==> flow/design.v <==
`timescale 1ns / 1ps
package ascon_pkg;
    typedef logic [0:4][63:0] t_state_array;
    typedef logic [0:11][7:0] t_constant_addition;
    typedef logic [0:31][7:0] t_substitution;
    /*verilator lint_off UNUSEDPARAM*/
    localparam t_constant_addition C_LUT_ADDITION = {
        8'hF0,
        8'hE1,
        8'hD2,
        8'hC3,
        8'hB4,
        8'hA5,
        8'h96,
        8'h87,
        8'h78,
        8'h69,
        8'h5A,
        8'h4B
    };
    localparam t_substitution C_LUT_SBOX = {
        8'h04,
        8'h0B,
        8'h1F,
        8'h14,
        8'h1A,
        8'h15,
        8'h09,
        8'h02,
        8'h1B,
        8'h05,
        8'h08,
        8'h12,
        8'h1D,
        8'h03,
        8'h06,
        8'h1C,
        8'h1E,
        8'h13,
        8'h07,
        8'h0E,
        8'h00,
        8'h0D,
        8'h11,
        8'h18,
        8'h10,
        8'h0C,
        8'h01,
        8'h19,
        8'h16,
        8'h0A,
        8'h0F,
        8'h17
    };
    /*verilator lint_on UNUSEDPARAM*/
endpackage : ascon_pkg
`timescale 1ns / 1ps
module ascon_fsm (
    input  logic                clock,                        
    input  logic                reset_n,                      
    input  logic                i_sys_enable,                 
    input  logic                i_start,                      
    input  logic                i_data_valid,                 
    input  logic unsigned [3:0] i_round_count,                
    input  logic unsigned [1:0] i_block_count,                
    output logic                o_valid_cipher,               
    output logic                o_done,                       
    output logic                o_mux_select,                 
    output logic                o_enable_xor_data_begin,      
    output logic                o_enable_xor_key_begin,       
    output logic                o_enable_xor_key_end,         
    output logic                o_enable_xor_lsb_end,         
    output logic                o_enable_state_reg,           
    output logic                o_enable_cipher_reg,          
    output logic                o_enable_tag_reg,             
    output logic                o_enable_round_counter,       
    output logic                o_reset_round_counter_to_6,   
    output logic                o_reset_round_counter_to_0,   
    output logic                o_enable_block_counter,       
    output logic                o_reset_block_counter,        
    output logic                o_ready                       
);
    typedef enum logic unsigned [4:0] {
        STATE_IDLE,                      
        STATE_CONFIGURATION,             
        STATE_START_INITIALIZATION,      
        STATE_PROCESS_INITIALIZATION,    
        STATE_END_INITIALIZATION,        
        STATE_IDLE_ASSOCIATED_DATA,      
        STATE_START_ASSOCIATED_DATA,     
        STATE_PROCESS_ASSOCIATED_DATA,   
        STATE_END_ASSOCIATED_DATA,       
        STATE_IDLE_PLAIN_TEXT,           
        STATE_START_PLAIN_TEXT,          
        STATE_PROCESS_PLAIN_TEXT,        
        STATE_END_PLAIN_TEXT,            
        STATE_IDLE_FINALIZATION,         
        STATE_START_FINALIZATION,        
        STATE_PROCESS_FINALIZATION,      
        STATE_END_FINALIZATION           
    } type_state_e;
    logic next_o_valid_cipher;               
    logic next_o_done;                       
    logic next_o_mux_select;                 
    logic next_o_enable_xor_data_begin;      
    logic next_o_enable_xor_key_begin;       
    logic next_o_enable_xor_key_end;         
    logic next_o_enable_xor_lsb_end;         
    logic next_o_enable_state_reg;           
    logic next_o_enable_cipher_reg;          
    logic next_o_enable_tag_reg;             
    logic next_o_enable_round_counter;       
    logic next_o_reset_round_counter_to_6;   
    logic next_o_reset_round_counter_to_0;   
    logic next_o_enable_block_counter;       
    logic next_o_reset_block_counter;        
    type_state_e
        current_state,   
        next_state;      
    always_ff @(posedge clock or negedge reset_n) begin
        if (!reset_n) begin
            current_state <= STATE_IDLE;
        end
        else if (i_sys_enable) begin
            current_state <= next_state;
        end
        else begin
            current_state <= STATE_IDLE;
        end
    end
    assign o_ready = (current_state == STATE_IDLE_ASSOCIATED_DATA) || (current_state == STATE_IDLE_PLAIN_TEXT) ||
        (current_state == STATE_IDLE_FINALIZATION);
    always_comb begin
        next_state = STATE_IDLE;
        unique case (current_state)
            STATE_IDLE: begin
                if (i_start) begin
                    next_state = STATE_CONFIGURATION;
                end
            end
            STATE_CONFIGURATION: begin
                next_state = STATE_START_INITIALIZATION;
            end
            STATE_START_INITIALIZATION: begin
                next_state = STATE_PROCESS_INITIALIZATION;
            end
            STATE_PROCESS_INITIALIZATION: begin
                if (i_round_count >= 4'h9) begin
                    next_state = STATE_END_INITIALIZATION;
                end
                else begin
                    next_state = STATE_PROCESS_INITIALIZATION;
                end
            end
            STATE_END_INITIALIZATION: begin
                next_state = STATE_IDLE_ASSOCIATED_DATA;
            end
            STATE_IDLE_ASSOCIATED_DATA: begin
                if (i_data_valid) begin
                    next_state = STATE_START_ASSOCIATED_DATA;
                end
                else begin
                    next_state = STATE_IDLE_ASSOCIATED_DATA;
                end
            end
            STATE_START_ASSOCIATED_DATA: begin
                next_state = STATE_PROCESS_ASSOCIATED_DATA;
            end
            STATE_PROCESS_ASSOCIATED_DATA: begin
                if (i_round_count >= 4'h9) begin
                    next_state = STATE_END_ASSOCIATED_DATA;
                end
                else begin
                    next_state = STATE_PROCESS_ASSOCIATED_DATA;
                end
            end
            STATE_END_ASSOCIATED_DATA: begin
                next_state = STATE_IDLE_PLAIN_TEXT;
            end
            STATE_IDLE_PLAIN_TEXT: begin
                if (i_data_valid) begin
                    next_state = STATE_START_PLAIN_TEXT;
                end
                else begin
                    next_state = STATE_IDLE_PLAIN_TEXT;
                end
            end
            STATE_START_PLAIN_TEXT: begin
                next_state = STATE_PROCESS_PLAIN_TEXT;
            end
            STATE_PROCESS_PLAIN_TEXT: begin
                if (i_round_count >= 4'h9) begin
                    next_state = STATE_END_PLAIN_TEXT;
                end
                else begin
                    next_state = STATE_PROCESS_PLAIN_TEXT;
                end
            end
            STATE_END_PLAIN_TEXT: begin
                if (i_block_count >= 2'b11) begin
                    next_state = STATE_IDLE_FINALIZATION;
                end
                else begin
                    next_state = STATE_IDLE_PLAIN_TEXT;
                end
            end
            STATE_IDLE_FINALIZATION: begin
                if (i_data_valid) begin
                    next_state = STATE_START_FINALIZATION;
                end
                else begin
                    next_state = STATE_IDLE_FINALIZATION;
                end
            end
            STATE_START_FINALIZATION: begin
                next_state = STATE_PROCESS_FINALIZATION;
            end
            STATE_PROCESS_FINALIZATION: begin
                if (i_round_count >= 4'h9) begin
                    next_state = STATE_END_FINALIZATION;
                end
                else begin
                    next_state = STATE_PROCESS_FINALIZATION;
                end
            end
            STATE_END_FINALIZATION: begin
                next_state = STATE_IDLE;
            end
            /*verilator coverage_off*/
            default: begin
                next_state = STATE_IDLE;
            end
            /*verilator coverage_on*/
        endcase
    end
    always_comb begin
        next_o_valid_cipher             = 0;
        next_o_done                     = 0;
        next_o_mux_select               = 1;
        next_o_enable_xor_data_begin    = 0;
        next_o_enable_xor_key_begin     = 0;
        next_o_enable_xor_key_end       = 0;
        next_o_enable_xor_lsb_end       = 0;
        next_o_enable_state_reg         = 1;
        next_o_enable_cipher_reg        = 0;
        next_o_enable_tag_reg           = 0;
        next_o_enable_round_counter     = 0;
        next_o_reset_round_counter_to_6 = 0;
        next_o_reset_round_counter_to_0 = 0;
        next_o_enable_block_counter     = 0;
        next_o_reset_block_counter      = 0;
        unique case (current_state)
            STATE_IDLE: begin
                next_o_enable_state_reg = 0;
            end
            STATE_CONFIGURATION: begin
                next_o_enable_state_reg         = 0;
                next_o_mux_select               = 0;
                next_o_reset_round_counter_to_0 = 1;
            end
            STATE_START_INITIALIZATION: begin
                next_o_mux_select           = 0;
                next_o_enable_round_counter = 1;
            end
            STATE_PROCESS_INITIALIZATION: begin
                next_o_enable_round_counter = 1;
            end
            STATE_END_INITIALIZATION: begin
                next_o_enable_xor_key_end = 1;
            end
            STATE_IDLE_ASSOCIATED_DATA: begin
                next_o_enable_state_reg         = 0;
                next_o_reset_round_counter_to_6 = 1;
            end
            STATE_START_ASSOCIATED_DATA: begin
                next_o_enable_round_counter  = 1;
                next_o_enable_xor_data_begin = 1;
            end
            STATE_PROCESS_ASSOCIATED_DATA: begin
                next_o_enable_round_counter = 1;
            end
            STATE_END_ASSOCIATED_DATA: begin
                next_o_enable_xor_lsb_end  = 1;
                next_o_reset_block_counter = 1;
            end
            STATE_IDLE_PLAIN_TEXT: begin
                next_o_enable_state_reg         = 0;
                next_o_reset_round_counter_to_6 = 1;
            end
            STATE_START_PLAIN_TEXT: begin
                next_o_enable_round_counter  = 1;
                next_o_enable_xor_data_begin = 1;
                next_o_enable_block_counter  = 1;
                next_o_enable_cipher_reg     = 1;
                next_o_valid_cipher          = 1;
            end
            STATE_PROCESS_PLAIN_TEXT: begin
                next_o_enable_round_counter = 1;
            end
            STATE_END_PLAIN_TEXT: begin
                next_o_enable_round_counter = 1;
            end
            STATE_IDLE_FINALIZATION: begin
                next_o_enable_round_counter     = 1;
                next_o_enable_state_reg         = 0;
                next_o_reset_round_counter_to_0 = 1;
            end
            STATE_START_FINALIZATION: begin
                next_o_enable_round_counter  = 1;
                next_o_enable_xor_data_begin = 1;
                next_o_enable_xor_key_begin  = 1;
                next_o_enable_cipher_reg     = 1;
                next_o_valid_cipher          = 1;
            end
            STATE_PROCESS_FINALIZATION: begin
                next_o_enable_round_counter = 1;
            end
            STATE_END_FINALIZATION: begin
                next_o_enable_xor_key_end = 1;
                next_o_enable_tag_reg     = 1;
                next_o_done               = 1;
            end
            /*verilator coverage_off*/
            default: begin
                next_o_valid_cipher             = 0;
                next_o_done                     = 0;
                next_o_mux_select               = 1;
                next_o_enable_xor_data_begin    = 0;
                next_o_enable_xor_key_begin     = 0;
                next_o_enable_xor_key_end       = 0;
                next_o_enable_xor_lsb_end       = 0;
                next_o_enable_state_reg         = 1;
                next_o_enable_cipher_reg        = 0;
                next_o_enable_tag_reg           = 0;
                next_o_enable_round_counter     = 0;
                next_o_reset_round_counter_to_6 = 0;
                next_o_reset_round_counter_to_0 = 0;
                next_o_enable_block_counter     = 0;
                next_o_reset_block_counter      = 0;
            end
            /*verilator coverage_on*/
        endcase
    end
    always_ff @(posedge clock or negedge reset_n) begin
        if (!reset_n) begin
            o_valid_cipher             <= 0;
            o_done                     <= 0;
            o_mux_select               <= 1;
            o_enable_xor_data_begin    <= 0;
            o_enable_xor_key_begin     <= 0;
            o_enable_xor_key_end       <= 0;
            o_enable_xor_lsb_end       <= 0;
            o_enable_state_reg         <= 0;
            o_enable_cipher_reg        <= 0;
            o_enable_tag_reg           <= 0;
            o_enable_round_counter     <= 0;
            o_reset_round_counter_to_6 <= 0;
            o_reset_round_counter_to_0 <= 0;
            o_enable_block_counter     <= 0;
            o_reset_block_counter      <= 0;
        end
        else if (i_sys_enable) begin
            o_valid_cipher             <= next_o_valid_cipher;
            o_done                     <= next_o_done;
            o_mux_select               <= next_o_mux_select;
            o_enable_xor_data_begin    <= next_o_enable_xor_data_begin;
            o_enable_xor_key_begin     <= next_o_enable_xor_key_begin;
            o_enable_xor_key_end       <= next_o_enable_xor_key_end;
            o_enable_xor_lsb_end       <= next_o_enable_xor_lsb_end;
            o_enable_state_reg         <= next_o_enable_state_reg;
            o_enable_cipher_reg        <= next_o_enable_cipher_reg;
            o_enable_tag_reg           <= next_o_enable_tag_reg;
            o_enable_round_counter     <= next_o_enable_round_counter;
            o_reset_round_counter_to_6 <= next_o_reset_round_counter_to_6;
            o_reset_round_counter_to_0 <= next_o_reset_round_counter_to_0;
            o_enable_block_counter     <= next_o_enable_block_counter;
            o_reset_block_counter      <= next_o_reset_block_counter;
        end
        else begin
            o_valid_cipher             <= 0;
            o_done                     <= 0;
            o_mux_select               <= 1;
            o_enable_xor_data_begin    <= 0;
            o_enable_xor_key_begin     <= 0;
            o_enable_xor_key_end       <= 0;
            o_enable_xor_lsb_end       <= 0;
            o_enable_state_reg         <= 0;
            o_enable_cipher_reg        <= 0;
            o_enable_tag_reg           <= 0;
            o_enable_round_counter     <= 0;
            o_reset_round_counter_to_6 <= 0;
            o_reset_round_counter_to_0 <= 0;
            o_enable_block_counter     <= 0;
            o_reset_block_counter      <= 0;
        end
    end
endmodule
`timescale 1ns / 1ps
module xor_begin
(
    input  logic         [319:0]         i_state,             
    input  logic         [ 63:0] i_data,              
    input  logic         [127:0] i_key,               
    input  logic                 i_enable_xor_key,    
    input  logic                 i_enable_xor_data,   
    output logic         [319:0]         o_state              
);
    assign o_state[319:256] = i_enable_xor_data ? (i_state[319:256] ^ i_data) : i_state[319:256];
    assign o_state[255:192] = i_enable_xor_key ? (i_state[255:192] ^ i_key[127:64]) : i_state[255:192];
    assign o_state[191:128] = i_enable_xor_key ? (i_state[191:128] ^ i_key[63:0]) : i_state[191:128];
    assign o_state[127:64] = i_state[127:64];
    assign o_state[63:0] = i_state[63:0];
endmodule
`timescale 1ns / 1ps
module xor_end
(
    input  logic         [319:0]         i_state,            
    input  logic         [127:0] i_key,              
    input  logic                 i_enable_xor_key,   
    input  logic                 i_enable_xor_lsb,   
    output logic         [319:0]         o_state             
);
    logic [63:0] state_part_4_xored_with_lsb;   
    assign state_part_4_xored_with_lsb = {i_state[63:1], i_state[0] ^ i_enable_xor_lsb};
    assign o_state[319:256] = i_state[319:256];
    assign o_state[255:192] = i_state[255:192];
    assign o_state[191:128] = i_state[191:128];
    assign o_state[127:64] = i_enable_xor_key ? (i_state[127:64] ^ i_key[127:64]) : i_state[127:64];
    assign
        o_state[63:0] = i_enable_xor_key ? (state_part_4_xored_with_lsb ^ i_key[63:0]) : state_part_4_xored_with_lsb;
endmodule
`timescale 1ns / 1ps
module addition_layer
(
    input  logic         [3:0] i_round,   
    input  logic         [319:0]       i_state,   
    output logic         [319:0]       o_state    
);
    assign o_state[319:256] = i_state[319:256];
    assign o_state[255:192] = i_state[255:192];
    logic [7:0] s_round_constant;   
    always_comb begin
        case (i_round)
            4'd0 : s_round_constant = 8'hF0;
            4'd1 : s_round_constant = 8'hE1;
            4'd2 : s_round_constant = 8'hD2;
            4'd3 : s_round_constant = 8'hC3;
            4'd4 : s_round_constant = 8'hB4;
            4'd5 : s_round_constant = 8'hA5;
            4'd6 : s_round_constant = 8'h96;
            4'd7 : s_round_constant = 8'h87;
            4'd8 : s_round_constant = 8'h78;
            4'd9 : s_round_constant = 8'h69;
            4'd10: s_round_constant = 8'h5A;
            4'd11: s_round_constant = 8'h4B;
            default: s_round_constant = 8'h00;
        endcase
    end
    assign o_state[191:128] = i_state[191:128] ^ {56'h00000000000000, s_round_constant};
    assign o_state[127:64] = i_state[127:64];
    assign o_state[63:0] = i_state[63:0];
endmodule
`timescale 1ns / 1ps
module sbox
(
    input  logic unsigned [4:0] i_data,   
    output logic          [4:0] o_data    
);
    always_comb begin
        case (i_data)
            5'd0 : o_data = 5'h04;
            5'd1 : o_data = 5'h0B;
            5'd2 : o_data = 5'h1F;
            5'd3 : o_data = 5'h14;
            5'd4 : o_data = 5'h1A;
            5'd5 : o_data = 5'h15;
            5'd6 : o_data = 5'h09;
            5'd7 : o_data = 5'h02;
            5'd8 : o_data = 5'h1B;
            5'd9 : o_data = 5'h05;
            5'd10: o_data = 5'h08;
            5'd11: o_data = 5'h12;
            5'd12: o_data = 5'h1D;
            5'd13: o_data = 5'h03;
            5'd14: o_data = 5'h06;
            5'd15: o_data = 5'h1C;
            5'd16: o_data = 5'h1E;
            5'd17: o_data = 5'h13;
            5'd18: o_data = 5'h07;
            5'd19: o_data = 5'h0E;
            5'd20: o_data = 5'h00;
            5'd21: o_data = 5'h0D;
            5'd22: o_data = 5'h11;
            5'd23: o_data = 5'h18;
            5'd24: o_data = 5'h10;
            5'd25: o_data = 5'h0C;
            5'd26: o_data = 5'h01;
            5'd27: o_data = 5'h19;
            5'd28: o_data = 5'h16;
            5'd29: o_data = 5'h0A;
            5'd30: o_data = 5'h0F;
            5'd31: o_data = 5'h17;
            default: o_data = 5'h00;
        endcase
    end
endmodule
`timescale 1ns / 1ps
module substitution_layer
#(
    parameter int G_NUM_SBOXES = 64   
) (
    input  logic         [319:0] i_state,   
    output logic         [319:0] o_state    
);
    for (genvar i = 0; i < G_NUM_SBOXES; i = i + 1) begin : g_sbox
        sbox sbox_i (
            .i_data({i_state[256+i], i_state[192+i], i_state[128+i], i_state[64+i], i_state[0+i]}),
            .o_data({o_state[256+i], o_state[192+i], o_state[128+i], o_state[64+i], o_state[0+i]})
        );
    end
endmodule
`timescale 1ns / 1ps
module diffusion_layer
(
    input  logic         [319:0] i_state,   
    output logic         [319:0] o_state    
);
    assign o_state[319:256] = i_state[319:256] ^ {i_state[274:256], i_state[319:275]} ^ {i_state[283:256], i_state[319:284]};
    assign o_state[255:192] = i_state[255:192] ^ {i_state[252:192], i_state[255:253]} ^ {i_state[230:192], i_state[255:231]};
    assign o_state[191:128] = i_state[191:128] ^ {i_state[128], i_state[191:129]} ^ {i_state[133:128], i_state[191:134]};
    assign o_state[127:64] = i_state[127:64] ^ {i_state[73:64], i_state[127:74]} ^ {i_state[80:64], i_state[127:81]};
    assign o_state[63:0] = i_state[63:0] ^ {i_state[6:0], i_state[63:7]} ^ {i_state[40:0], i_state[63:41]};
endmodule
 `timescale 1ns / 1ps
module permutation
(
    input  logic                 clock,                     
    input  logic                 reset_n,                   
    input  logic                 i_sys_enable,              
    input  logic                 i_mux_select,              
    input  logic                 i_enable_xor_key_begin,    
    input  logic                 i_enable_xor_data_begin,   
    input  logic                 i_enable_xor_key_end,      
    input  logic                 i_enable_xor_lsb_end,      
    input  logic                 i_enable_cipher_reg,       
    input  logic                 i_enable_tag_reg,          
    input  logic                 i_enable_state_reg,        
    input  logic         [319:0]         i_state,                   
    input  logic         [  3:0] i_round,                   
    input  logic         [ 63:0] i_data,                    
    input  logic         [127:0] i_key,                     
    output logic         [319:0]         o_state,                   
    output logic         [ 63:0] o_cipher,                  
    output logic         [127:0] o_tag                      
);
    logic         [319:0]
        state_mux_output,                    
        state_xor_begin_output,              
        state_adder_output,                  
        state_substitution_layer_output,     
        state_diffusion_output,              
        state_xor_end_output,                
        state_output_reg;                    
    logic [ 63:0] o_cipher_reg;              
    logic [127:0] o_tag_reg;                 
    assign state_mux_output = (i_mux_select == 1'b0) ? i_state : state_output_reg;
    xor_begin xor_begin_1 (
        .i_state          (state_mux_output),
        .i_data           (i_data),
        .i_key            (i_key),
        .i_enable_xor_key (i_enable_xor_key_begin),
        .i_enable_xor_data(i_enable_xor_data_begin),
        .o_state          (state_xor_begin_output)
    );
    addition_layer addition_layer_1 (
        .i_round(i_round),
        .i_state(state_xor_begin_output),
        .o_state(state_adder_output)
    );
    substitution_layer #(
        .G_NUM_SBOXES(64)
    ) substitution_layer_1 (
        .i_state(state_adder_output),
        .o_state(state_substitution_layer_output)
    );
    diffusion_layer diffusion_layer_1 (
        .i_state(state_substitution_layer_output),
        .o_state(state_diffusion_output)
    );
    xor_end xor_end_1 (
        .i_state         (state_diffusion_output),
        .i_key           (i_key),
        .i_enable_xor_key(i_enable_xor_key_end),
        .i_enable_xor_lsb(i_enable_xor_lsb_end),
        .o_state         (state_xor_end_output)
    );
    always_ff @(posedge clock or negedge reset_n) begin
        if (!reset_n) begin
            state_output_reg <= '0;
            o_cipher_reg     <= 0;
            o_tag_reg        <= 0;
        end
        else if (i_sys_enable) begin
            if (i_enable_state_reg) begin
                state_output_reg <= state_xor_end_output;
            end
            if (i_enable_cipher_reg) begin
                o_cipher_reg <= state_xor_begin_output[319:256];
            end
            if (i_enable_tag_reg) begin
                o_tag_reg <= {state_xor_end_output[127:64], state_xor_end_output[63:0]};
            end
        end
        else begin
            state_output_reg <= '0;
            o_cipher_reg     <= 0;
            o_tag_reg        <= 0;
        end
    end
    assign o_state  = state_output_reg;
    assign o_cipher = o_cipher_reg;
    assign o_tag    = o_tag_reg;
endmodule
`timescale 1ns / 1ps
module ascon
(
    input  logic         clock,            
    input  logic         reset_n,          
    input  logic         i_sys_enable,     
    input  logic         i_start,          
    input  logic         i_data_valid,     
    input  logic [ 63:0] i_data,           
    input  logic [127:0] i_key,            
    input  logic [127:0] i_nonce,          
    output logic [ 63:0] o_cipher,         
    output logic [127:0] o_tag,            
    output logic         o_valid_cipher,   
    output logic         o_done,           
    output logic         o_ready           
);
    logic
        s_mux_select,                       
        s_enable_xor_data_begin,            
        s_enable_xor_key_begin,             
        s_enable_xor_key_end,               
        s_enable_xor_lsb_end,               
        s_enable_state_reg,                 
        s_enable_cipher_reg,                
        s_enable_tag_reg,                   
        s_enable_round_counter,             
        s_reset_round_counter_to_6,         
        s_reset_round_counter_to_0,         
        s_enable_block_counter,             
        s_reset_block_counter,              
        s_valid_cipher,                     
        reg_valid_cipher,                   
        s_done,                             
        reg_done;                           
    logic         [319:0]       o_state;            
    logic         [3:0] reg_round_counter;  
    logic         [1:0] reg_block_counter;  
    ascon_fsm ascon_fsm_inst (
        .clock                     (clock),
        .reset_n                   (reset_n),
        .i_sys_enable              (i_sys_enable),
        .i_start                   (i_start),
        .i_data_valid              (i_data_valid),
        .i_round_count             (reg_round_counter),
        .i_block_count             (reg_block_counter),
        .o_valid_cipher            (s_valid_cipher),
        .o_done                    (s_done),
        .o_mux_select              (s_mux_select),
        .o_enable_xor_data_begin   (s_enable_xor_data_begin),
        .o_enable_xor_key_begin    (s_enable_xor_key_begin),
        .o_enable_xor_key_end      (s_enable_xor_key_end),
        .o_enable_xor_lsb_end      (s_enable_xor_lsb_end),
        .o_enable_state_reg        (s_enable_state_reg),
        .o_enable_cipher_reg       (s_enable_cipher_reg),
        .o_enable_tag_reg          (s_enable_tag_reg),
        .o_enable_round_counter    (s_enable_round_counter),
        .o_reset_round_counter_to_6(s_reset_round_counter_to_6),
        .o_reset_round_counter_to_0(s_reset_round_counter_to_0),
        .o_enable_block_counter    (s_enable_block_counter),
        .o_reset_block_counter     (s_reset_block_counter),
        .o_ready                   (o_ready)
    );
    permutation permutation_inst (
        .clock                  (clock),
        .reset_n                (reset_n),
        .i_sys_enable           (i_sys_enable),
        .i_mux_select           (s_mux_select),
        .i_enable_xor_key_begin (s_enable_xor_key_begin),
        .i_enable_xor_data_begin(s_enable_xor_data_begin),
        .i_enable_xor_key_end   (s_enable_xor_key_end),
        .i_enable_xor_lsb_end   (s_enable_xor_lsb_end),
        .i_enable_cipher_reg    (s_enable_cipher_reg),
        .i_enable_tag_reg       (s_enable_tag_reg),
        .i_enable_state_reg     (s_enable_state_reg),
        .i_state                ({i_data, i_key[127:64], i_key[63:0], i_nonce[127:64], i_nonce[63:0]}),
        .i_round                (reg_round_counter),
        .i_data                 (i_data),
        .i_key                  (i_key),
        .o_state                (o_state),
        .o_cipher               (o_cipher),
        .o_tag                  (o_tag)
    );
    always_ff @(posedge clock or negedge reset_n) begin
        if (!reset_n) begin
            reg_round_counter <= 4'b0;
            reg_block_counter <= 2'b0;
            reg_valid_cipher  <= 1'b0;
            reg_done          <= 1'b0;
        end
        else if (i_sys_enable) begin
            reg_valid_cipher <= s_valid_cipher;
            reg_done         <= s_done;
            if (s_reset_round_counter_to_6) begin
                reg_round_counter <= 4'd6;
            end
            else if (s_reset_round_counter_to_0) begin
                reg_round_counter <= 4'b0;
            end
            else if (s_enable_round_counter) begin
                reg_round_counter <= reg_round_counter + 4'b0001;
            end
            if (s_reset_block_counter) begin
                reg_block_counter <= 2'b00;
            end
            else if (s_enable_block_counter) begin
                reg_block_counter <= reg_block_counter + 2'b01;
            end
        end
        else begin
            reg_round_counter <= 4'b0;
            reg_block_counter <= 2'b0;
            reg_valid_cipher  <= 1'b0;
            reg_done          <= 1'b0;
        end
    end
    assign o_valid_cipher = reg_valid_cipher;
    assign o_done         = reg_done;
endmodule
--- tool output ---
# From RTL to reports: ascon

Module ascon before and after one edit of its RTL, step after step.
"unedited" refers to lines of the RTL above, "edited" to lines of the edited file.
"change": "edited" minus "unedited" as printed here.
Operators carry their Yosys type and port widths (W data, S select, Z words).
Cell names lack the library's common part.
The mark -- stands for no value.

Design top: ascon
Clock: clock
Cell library: sky130hd
Corner: tt_025C_1v80

# Edit of the RTL

The edit as a unified diff against the file above.
The edit is scripted: it alters the design's behaviour and was not made to optimise anything.

```diff
@@ -421,5 +421,5 @@
     output logic         [319:0]         o_state             
 );
-    logic [63:0] state_part_4_xored_with_lsb;   
+    logic [31:0] state_part_4_xored_with_lsb;   
     assign state_part_4_xored_with_lsb = {i_state[63:1], i_state[0] ^ i_enable_xor_lsb};
     assign o_state[319:256] = i_state[319:256];
```

# Word-level counts

Source: Yosys, flattened and elaborated, memories not mapped. Widths are those after wreduce. Registers that Yosys merges into a memory's read port (data or address) are not register bits. Print and check cells do not count.
Memory sizes are those after Yosys's memory passes, which may raise the word count (mostly to a power of two), join words into wider ones and drop unused or constant bits.

Word-level totals:

| item                        | unedited | edited | change |
| flip-flop bits (word level) | 540      | 540    | 0 |
| ROM bits                    | 10848    | 10848  | 0 |
| memories                    | 66       | 66     | 0 |
| output and inout bits       | 195      | 195    | 0 |

Memories:

| item                                    | unedited                                                                       | edited |
| words x width with read and write ports | 32x15 r1 w0; 32x5 r1 w0; 32x5 r1 w0; 32x5 r1 w0; 32x5 r1 w0; 32x5 r1 w0; [+60] | 32x15 r1 w0; 32x5 r1 w0; 32x5 r1 w0; 32x5 r1 w0; 32x5 r1 w0; 32x5 r1 w0; [+60] |

The mark [+n] counts cells that are not listed.

Cells by class:

| item                             | unedited | edited | change |
| reductions and logical operators | 3        | 3      | 0 |
| mux-type cells                   | 47       | 47     | 0 |
| bitwise logic cells              | 17       | 17     | 0 |
| add/sub/neg operators            | 2        | 2      | 0 |
| order comparisons                | 2        | 2      | 0 |
| equality and inequality tests    | 20       | 20     | 0 |

Operator list:

| cell                  | unedited | edited | change |
| $xor A64 B64 Y64      | 15       | 12     | -3 |
| $xor A32 B32 Y32      | 0        | 2      | +2 |
| $xor A32 B64 Y64      | 0        | 1      | +1 |
| $mux W1               | 18       | 18     | 0 |
| $eq A5 B4 Y1 const B  | 8        | 8      | 0 |
| $mux W64              | 7        | 7      | 0 |
| $mux W2               | 6        | 6      | 0 |
| $mux W4               | 5        | 5      | 0 |
| $eq A5 B3 Y1 const B  | 4        | 4      | 0 |
| $mux W3               | 3        | 3      | 0 |
| $mux W320             | 3        | 3      | 0 |
| $ne A2 B1 Y1 const B  | 3        | 3      | 0 |
| $eq A5 B2 Y1 const B  | 2        | 2      | 0 |
| $logic_or A1 B1 Y1    | 2        | 2      | 0 |
| $mux W128             | 2        | 2      | 0 |
| $mux W5               | 2        | 2      | 0 |
| $add A2 B1 Y2 const B | 1        | 1      | 0 |
| $add A4 B1 Y4 const B | 1        | 1      | 0 |
| $eq A5 B1 Y1 const B  | 1        | 1      | 0 |
| $ge A2 B2 Y1 const B  | 1        | 1      | 0 |
| $ge A4 B4 Y1 const B  | 1        | 1      | 0 |
| $logic_not A5 Y1      | 1        | 1      | 0 |
| $ne A3 B1 Y1 const B  | 1        | 1      | 0 |
| $ne A4 B1 Y1 const B  | 1        | 1      | 0 |
| $pmux W5 S16          | 1        | 1      | 0 |
| $xor A1 B1 Y1         | 1        | 1      | 0 |
| $xor A64 B8 Y64       | 1        | 1      | 0 |

# Logic depth

Depth = most cells in a row (Yosys ltp): at word level without a register or memory, in the mapped netlist without a sequential cell, where the memories' decode and read muxes count.

Logic depth:

| item                         | unedited | edited | change |
| depth after elaboration      | 7        | 7      | 0 |
| ABC_AREA                     | 0        | 0      | -- |
| depth in mapped cells        | 17       | 18     | +1 |
| depth with buffers taken out | 10       | 10     | 0 |

# Netlist

Source: synth_stat.txt of the flow (Yosys; design flattened, memories mapped). It holds for the ABC_AREA given above (unset counts as 0); a run with the other value may have another netlist.

Mapped netlist:

| item                            | unedited | edited  | change |
| flip-flop cells                 | 537      | 537     | 0 |
| area of sequential cells (um^2) | 13439.1  | 13439.1 | 0.0 |
| cell count                      | 5747     | 5522    | -225 |
| buffers                         | 361      | 345     | -16 |
| mapped area (um^2)              | 52765.6  | 51199.1 | -1566.5 |

Cells by type:

| cell     | unedited | edited | change |
| nor2b_1  | 159      | 34     | -125 |
| o21ai_0  | 299      | 178    | -121 |
| a22o_1   | 0        | 118    | +118 |
| o221a_2  | 15       | 125    | +110 |
| nand2b_1 | 37       | 141    | +104 |
| and3b_1  | 91       | 0      | -91 |
| o21a_1   | 91       | 2      | -89 |
| nor2_1   | 569      | 487    | -82 |
| inv_1    | 85       | 161    | +76 |
| a21oi_1  | 332      | 260    | -72 |
| xnor3_1  | 165      | 95     | -70 |
| nand3b_1 | 88       | 153    | +65 |
| a211oi_1 | 249      | 187    | -62 |
| o21ai_1  | 62       | 10     | -52 |
| o221ai_1 | 67       | 114    | +47 |
| mux2_2   | 67       | 30     | -37 |
| o22ai_1  | 54       | 23     | -31 |
| xnor2_1  | 574      | 604    | +30 |

Not every row of either side is listed.
By module: a second synthesis without flattening, with its own total; a netlist apart from the flattened one above.

Unflattened totals:

| item                                           | unedited | edited  | change |
| cell total of the unflattened synthesis        | 5545     | 5513    | -32 |
| area total of the unflattened synthesis (um^2) | 59244.3  | 59014.1 | -230.2 |

Each row is one instance without its submodules.

By module, unedited:

| module                               | times used | cells | area (um^2) |
| permutation                          | 1          | 2006  | 27320.0 |
| sbox                                 | 64         | 28    | 217.7 |
| diffusion_layer                      | 1          | 320   | 7618.6 |
| xor_begin                            | 1          | 533   | 3569.7 |
| xor_end                              | 1          | 463   | 3205.6 |
| addition_layer                       | 1          | 326   | 2453.6 |
| ascon_fsm                            | 1          | 74    | 794.5 |
| ascon                                | 1          | 31    | 349.1 |
| substitution_layer (G_NUM_SBOXES=64) | 1          | 0     | 0.0 |

By module, edited:

| module                               | times used | cells | area (um^2) |
| permutation                          | 1          | 2006  | 27320.0 |
| sbox                                 | 64         | 28    | 217.7 |
| diffusion_layer                      | 1          | 320   | 7618.6 |
| xor_begin                            | 1          | 533   | 3569.7 |
| xor_end                              | 1          | 431   | 2975.4 |
| addition_layer                       | 1          | 326   | 2453.6 |
| ascon_fsm                            | 1          | 74    | 794.5 |
| ascon                                | 1          | 31    | 349.1 |
| substitution_layer (G_NUM_SBOXES=64) | 1          | 0     | 0.0 |

# Timing after synthesis

OpenSTA on the mapped netlist: ideal clock, no wires. The path of least setup slack (recovery checks aside). Input and output delay are each 20% of the period. Register names are those of the netlist, which keeps one name where synthesis merged equal registers.

Path post-synthesis:

| item                          | unedited                                   | edited                                     | change |
| path kind                     | input to register                          | register to register                       | -- |
| start                         | in i_nonce[45]                             | reg ascon_fsm_inst.o_mux_select            | -- |
| end                           | reg permutation_inst.state_output_reg[198] | reg permutation_inst.state_output_reg[201] | -- |
| library setup time (ps)       | 126                                        | 121                                        | -5 |
| external input delay (ps)     | 2000                                       | --                                         | -- |
| period (ps)                   | 10000                                      | 10000                                      | 0 |
| arrival time (ps)             | 3951                                       | 4134                                       | +183 |
| delay of the path (ps)        | 2077                                       | 4255                                       | +2178 |
| driving pins on the path      | 9                                          | 17                                         | +8 |
| time at the first pin (ps)    | 2000                                       | 0                                          | -2000 |
| slack (ps)                    | 5923                                       | 5745                                       | -178 |
| data required time (ps)       | 9874                                       | 9879                                       | +5 |
| buffers on the path           | 0                                          | 9                                          | +9 |
| synthesis period reached (ps) | 4077                                       | 4255                                       | +178 |

"delay of the path" is the arrival time less input delay plus setup time.
"driving pins on the path" counts driving pins, that of a launching flip-flop among them; a cell with two outputs on the path counts twice.
"synthesis period reached" = period - worst setup slack (recovery checks aside). The figure is calculated, with input and output delays left at 20% of the set period.
Between the ends stands the longest chain of elaborated cells between them, by number of cells; it is not shown to be the way that was timed. Of several equally long chains one is given.
Each line given opens the expression or statement behind the cell; cells for indexed reads and writes are added by Yosys, which also makes memories of some case tables.
A memory read counts as a cell of the chain, while the word-level depth stops at memories.
At most two assigning lines are given for a register; there are more.

Between the ends, post-synthesis, unedited:
Cell sequence: mux2i_1 inv_1 ha_1 inv_1 mux2i_4 xor2_2 xnor3_1 and3_1 a311o_1
Cells in the longest elaborated chain: 5
Elaborated cells on any way between the ends: 5
Source lines of those cells: 5
Those cells by class: mux: 3; logic: 1; memory: 1

RTL lines, path post-synthesis, unedited:

| item             | line | text |
| start, declared  | 634  | `input  logic [127:0] i_nonce,` |
| $mux W320        | 566  | `assign state_mux_output = (i_mux_select == 1'b0) ? i_state : state_output_reg;` |
| $mem_v2 Z32 W5   | 470  | `case (i_data)` |
| $xor A64 B64 Y64 | 529  | `assign o_state[255:192] = i_state[255:192] ^ {i_state[252:192], i_state[255:253]} ^ {i_state[230:192], i_state ...` |
| $mux W320        | 604  | `if (i_enable_state_reg) begin` |
| $mux W320        | 603  | `else if (i_sys_enable) begin` |
| end, assigned    | 599  | `state_output_reg <= '0;` |
| end, assigned    | 605  | `state_output_reg <= state_xor_end_output;` |
| end, declared    | 563  | `state_output_reg;` |

Between the ends, post-synthesis, edited:
Cell sequence: dfstp_2 buf_6 buf_12 buf_6 buf_6 buf_6 buf_4 buf_2 buf_2 buf_1 mux2i_1 ha_1 nor3_1 a2111oi_0 xnor2_1 xnor3_1 a22o_1
Cells in the longest elaborated chain: 9
Elaborated cells on any way between the ends: 15
Source lines of those cells: 9
Those cells by class: mux: 6; logic: 6; memory: 3

RTL lines, path post-synthesis, edited:

| item                          | line | text |
| start, declared               | 68   | `output logic                o_mux_select,` |
| start, assigned               | 348  | `o_mux_select               <= 1;` |
| start, assigned               | 365  | `o_mux_select               <= next_o_mux_select;` |
| $mux W320                     | 566  | `assign state_mux_output = (i_mux_select == 1'b0) ? i_state : state_output_reg;` |
| $xor A64 B64 Y64              | 410  | `assign o_state[191:128] = i_enable_xor_key ? (i_state[191:128] ^ i_key[63:0]) : i_state[191:128];` |
| $mux W64                      | 410  |  |
| $xor A64 B8 Y64               | 459  | `assign o_state[191:128] = i_state[191:128] ^ {56'h00000000000000, s_round_constant};` |
| $mem_v2 Z32 W5                | 470  | `case (i_data)` |
| $xor A64 B64 Y64 (2 in a row) | 529  | `assign o_state[255:192] = i_state[255:192] ^ {i_state[252:192], i_state[255:253]} ^ {i_state[230:192], i_state ...` |
| $mux W320                     | 604  | `if (i_enable_state_reg) begin` |
| $mux W320                     | 603  | `else if (i_sys_enable) begin` |
| end, assigned                 | 599  | `state_output_reg <= '0;` |
| end, assigned                 | 605  | `state_output_reg <= state_xor_end_output;` |
| end, declared                 | 563  | `state_output_reg;` |

# Worst path after layout

Path of least setup slack in the final report of the runs of pair A (OpenROAD, finished layout, wires in). Where an end is a register, its clock arrival counts in the times.
The path's times are printed in steps of 10 ps; the period is the one set.

Path after layout:

| item                       | unedited                            | edited                                    | change |
| path kind                  | register to register                | register to register                      | -- |
| start                      | reg ascon_fsm_inst.o_mux_select     | reg ascon_fsm_inst.o_mux_select           | -- |
| end                        | reg permutation_inst.o_tag_reg[118] | reg permutation_inst.state_output_reg[71] | -- |
| period (ps)                | 5850                                | 5850                                      | 0 |
| arrival time (ps)          | 5280                                | 5400                                      | +120 |
| data required time (ps)    | 6360                                | 6390                                      | +30 |
| buffers on the path        | 2                                   | 2                                         | 0 |
| time at the first pin (ps) | 650                                 | 700                                       | +50 |
| library setup time (ps)    | 160                                 | 140                                       | -20 |
| driving pins on the path   | 12                                  | 11                                        | -1 |
| slack (ps)                 | 1090                                | 990                                       | -100 |

Between the ends stands the longest chain of elaborated cells between them, by number of cells; it is not shown to be the way that was timed. Of several equally long chains one is given.
A memory read counts as a cell of the chain, while the word-level depth stops at memories.
At most two assigning lines are given for a register; there are more.

Between the ends, after layout, unedited:
Cell sequence: dfstp_4 buf_12 buf_4 mux2_2 ha_1 inv_1 a211oi_1 xnor2_1 xor2_1 xnor2_1 xnor2_1 a21oi_1
Cells in the longest elaborated chain: 11
Elaborated cells on any way between the ends: 17
Source lines of those cells: 10
Those cells by class: mux: 7; logic: 7; memory: 3

RTL lines, path after layout, unedited:

| item                          | line | text |
| start, declared               | 68   | `output logic                o_mux_select,` |
| start, assigned               | 348  | `o_mux_select               <= 1;` |
| start, assigned               | 365  | `o_mux_select               <= next_o_mux_select;` |
| $mux W320                     | 566  | `assign state_mux_output = (i_mux_select == 1'b0) ? i_state : state_output_reg;` |
| $xor A64 B64 Y64              | 410  | `assign o_state[191:128] = i_enable_xor_key ? (i_state[191:128] ^ i_key[63:0]) : i_state[191:128];` |
| $mux W64                      | 410  |  |
| $xor A64 B8 Y64               | 459  | `assign o_state[191:128] = i_state[191:128] ^ {56'h00000000000000, s_round_constant};` |
| $mem_v2 Z32 W5                | 470  | `case (i_data)` |
| $xor A64 B64 Y64 (2 in a row) | 531  | `assign o_state[127:64] = i_state[127:64] ^ {i_state[73:64], i_state[127:74]} ^ {i_state[80:64], i_state[127:81 ...` |
| $xor A64 B64 Y64              | 428  | `assign o_state[127:64] = i_enable_xor_key ? (i_state[127:64] ^ i_key[127:64]) : i_state[127:64];` |
| $mux W64                      | 428  |  |
| $mux W128                     | 610  | `if (i_enable_tag_reg) begin` |
| $mux W128                     | 603  | `else if (i_sys_enable) begin` |
| end, assigned                 | 601  | `o_tag_reg        <= 0;` |
| end, assigned                 | 611  | `o_tag_reg <= {state_xor_end_output[127:64], state_xor_end_output[63:0]};` |
| end, declared                 | 565  | `logic [127:0] o_tag_reg;` |

Between the ends, after layout, edited:
Cell sequence: dfstp_4 buf_12 buf_12 mux2i_1 nor2_1 a21oi_1 nand2_1 xor2_1 xnor3_1 xnor2_1 o21ai_0
Cells in the longest elaborated chain: 11
Elaborated cells on any way between the ends: 17
Source lines of those cells: 10
Those cells by class: mux: 7; logic: 7; memory: 3

RTL lines, path after layout, edited:

| item                          | line | text |
| start, declared               | 68   | `output logic                o_mux_select,` |
| start, assigned               | 348  | `o_mux_select               <= 1;` |
| start, assigned               | 365  | `o_mux_select               <= next_o_mux_select;` |
| $mux W320                     | 566  | `assign state_mux_output = (i_mux_select == 1'b0) ? i_state : state_output_reg;` |
| $xor A64 B64 Y64              | 410  | `assign o_state[191:128] = i_enable_xor_key ? (i_state[191:128] ^ i_key[63:0]) : i_state[191:128];` |
| $mux W64                      | 410  |  |
| $xor A64 B8 Y64               | 459  | `assign o_state[191:128] = i_state[191:128] ^ {56'h00000000000000, s_round_constant};` |
| $mem_v2 Z32 W5                | 470  | `case (i_data)` |
| $xor A64 B64 Y64 (2 in a row) | 531  | `assign o_state[127:64] = i_state[127:64] ^ {i_state[73:64], i_state[127:74]} ^ {i_state[80:64], i_state[127:81 ...` |
| $xor A64 B64 Y64              | 428  | `assign o_state[127:64] = i_enable_xor_key ? (i_state[127:64] ^ i_key[127:64]) : i_state[127:64];` |
| $mux W64                      | 428  |  |
| $mux W320                     | 604  | `if (i_enable_state_reg) begin` |
| $mux W320                     | 603  | `else if (i_sys_enable) begin` |
| end, assigned                 | 599  | `state_output_reg <= '0;` |
| end, assigned                 | 605  | `state_output_reg <= state_xor_end_output;` |
| end, declared                 | 563  | `state_output_reg;` |

# Layout results

Runs of the flow (Yosys, OpenROAD) on both versions; the two runs of a pair have the same settings. The constraints put input and output delay at 20% of the set period each and load the outputs with 0.01 pF.

Flow settings, pair A:
period_ns: 5.85
CAP_MARGIN: 20
CORE_MARGIN: 2
CORE_UTILIZATION: 40
SLEW_MARGIN: 20

Results, pair A:

| item                                   | unedited | edited   | change |
| die size (um^2)                        | 134836.0 | 130874.0 | -3962.0 |
| worst hold slack after layout (ps)     | 482      | 502      | +20 |
| standard-cell area after layout (um^2) | 63196.9  | 61081.1  | -2115.8 |
| Yosys chip area after synthesis (um^2) | 52765.6  | 51199.1  | -1566.5 |
| worst setup slack after layout (ps)    | 1089     | 988      | -101 |

Flow settings, pair B:
CELL_PAD_IN_SITES_DETAIL_PLACEMENT: 2
CELL_PAD_IN_SITES_GLOBAL_PLACEMENT: 1
CORE_UTILIZATION: 29
CTS_CLUSTER_DIAMETER: 344
CTS_CLUSTER_SIZE: 75
GPL_TIMING_DRIVEN: 1
HOLD_SLACK_MARGIN: 0.2
MAX_ROUTING_LAYER: met5
PLACE_DENSITY_LB_ADDON: 0.01
SETUP_SLACK_MARGIN: 1.72
TNS_END_PERCENT: 5
period_ns: 8.44
CAP_MARGIN: 20
CORE_MARGIN: 2
SLEW_MARGIN: 20

Results, pair B:

| item                                   | unedited | edited   | change |
| die size (um^2)                        | 185378.0 | 179924.0 | -5454.0 |
| worst hold slack after layout (ps)     | 363      | 546      | +183 |
| standard-cell area after layout (um^2) | 61253.7  | 59309.4  | -1944.3 |
| Yosys chip area after synthesis (um^2) | 52765.6  | 51199.1  | -1566.5 |
| worst setup slack after layout (ps)    | 3049     | 3078     | +29 |
--- end ---
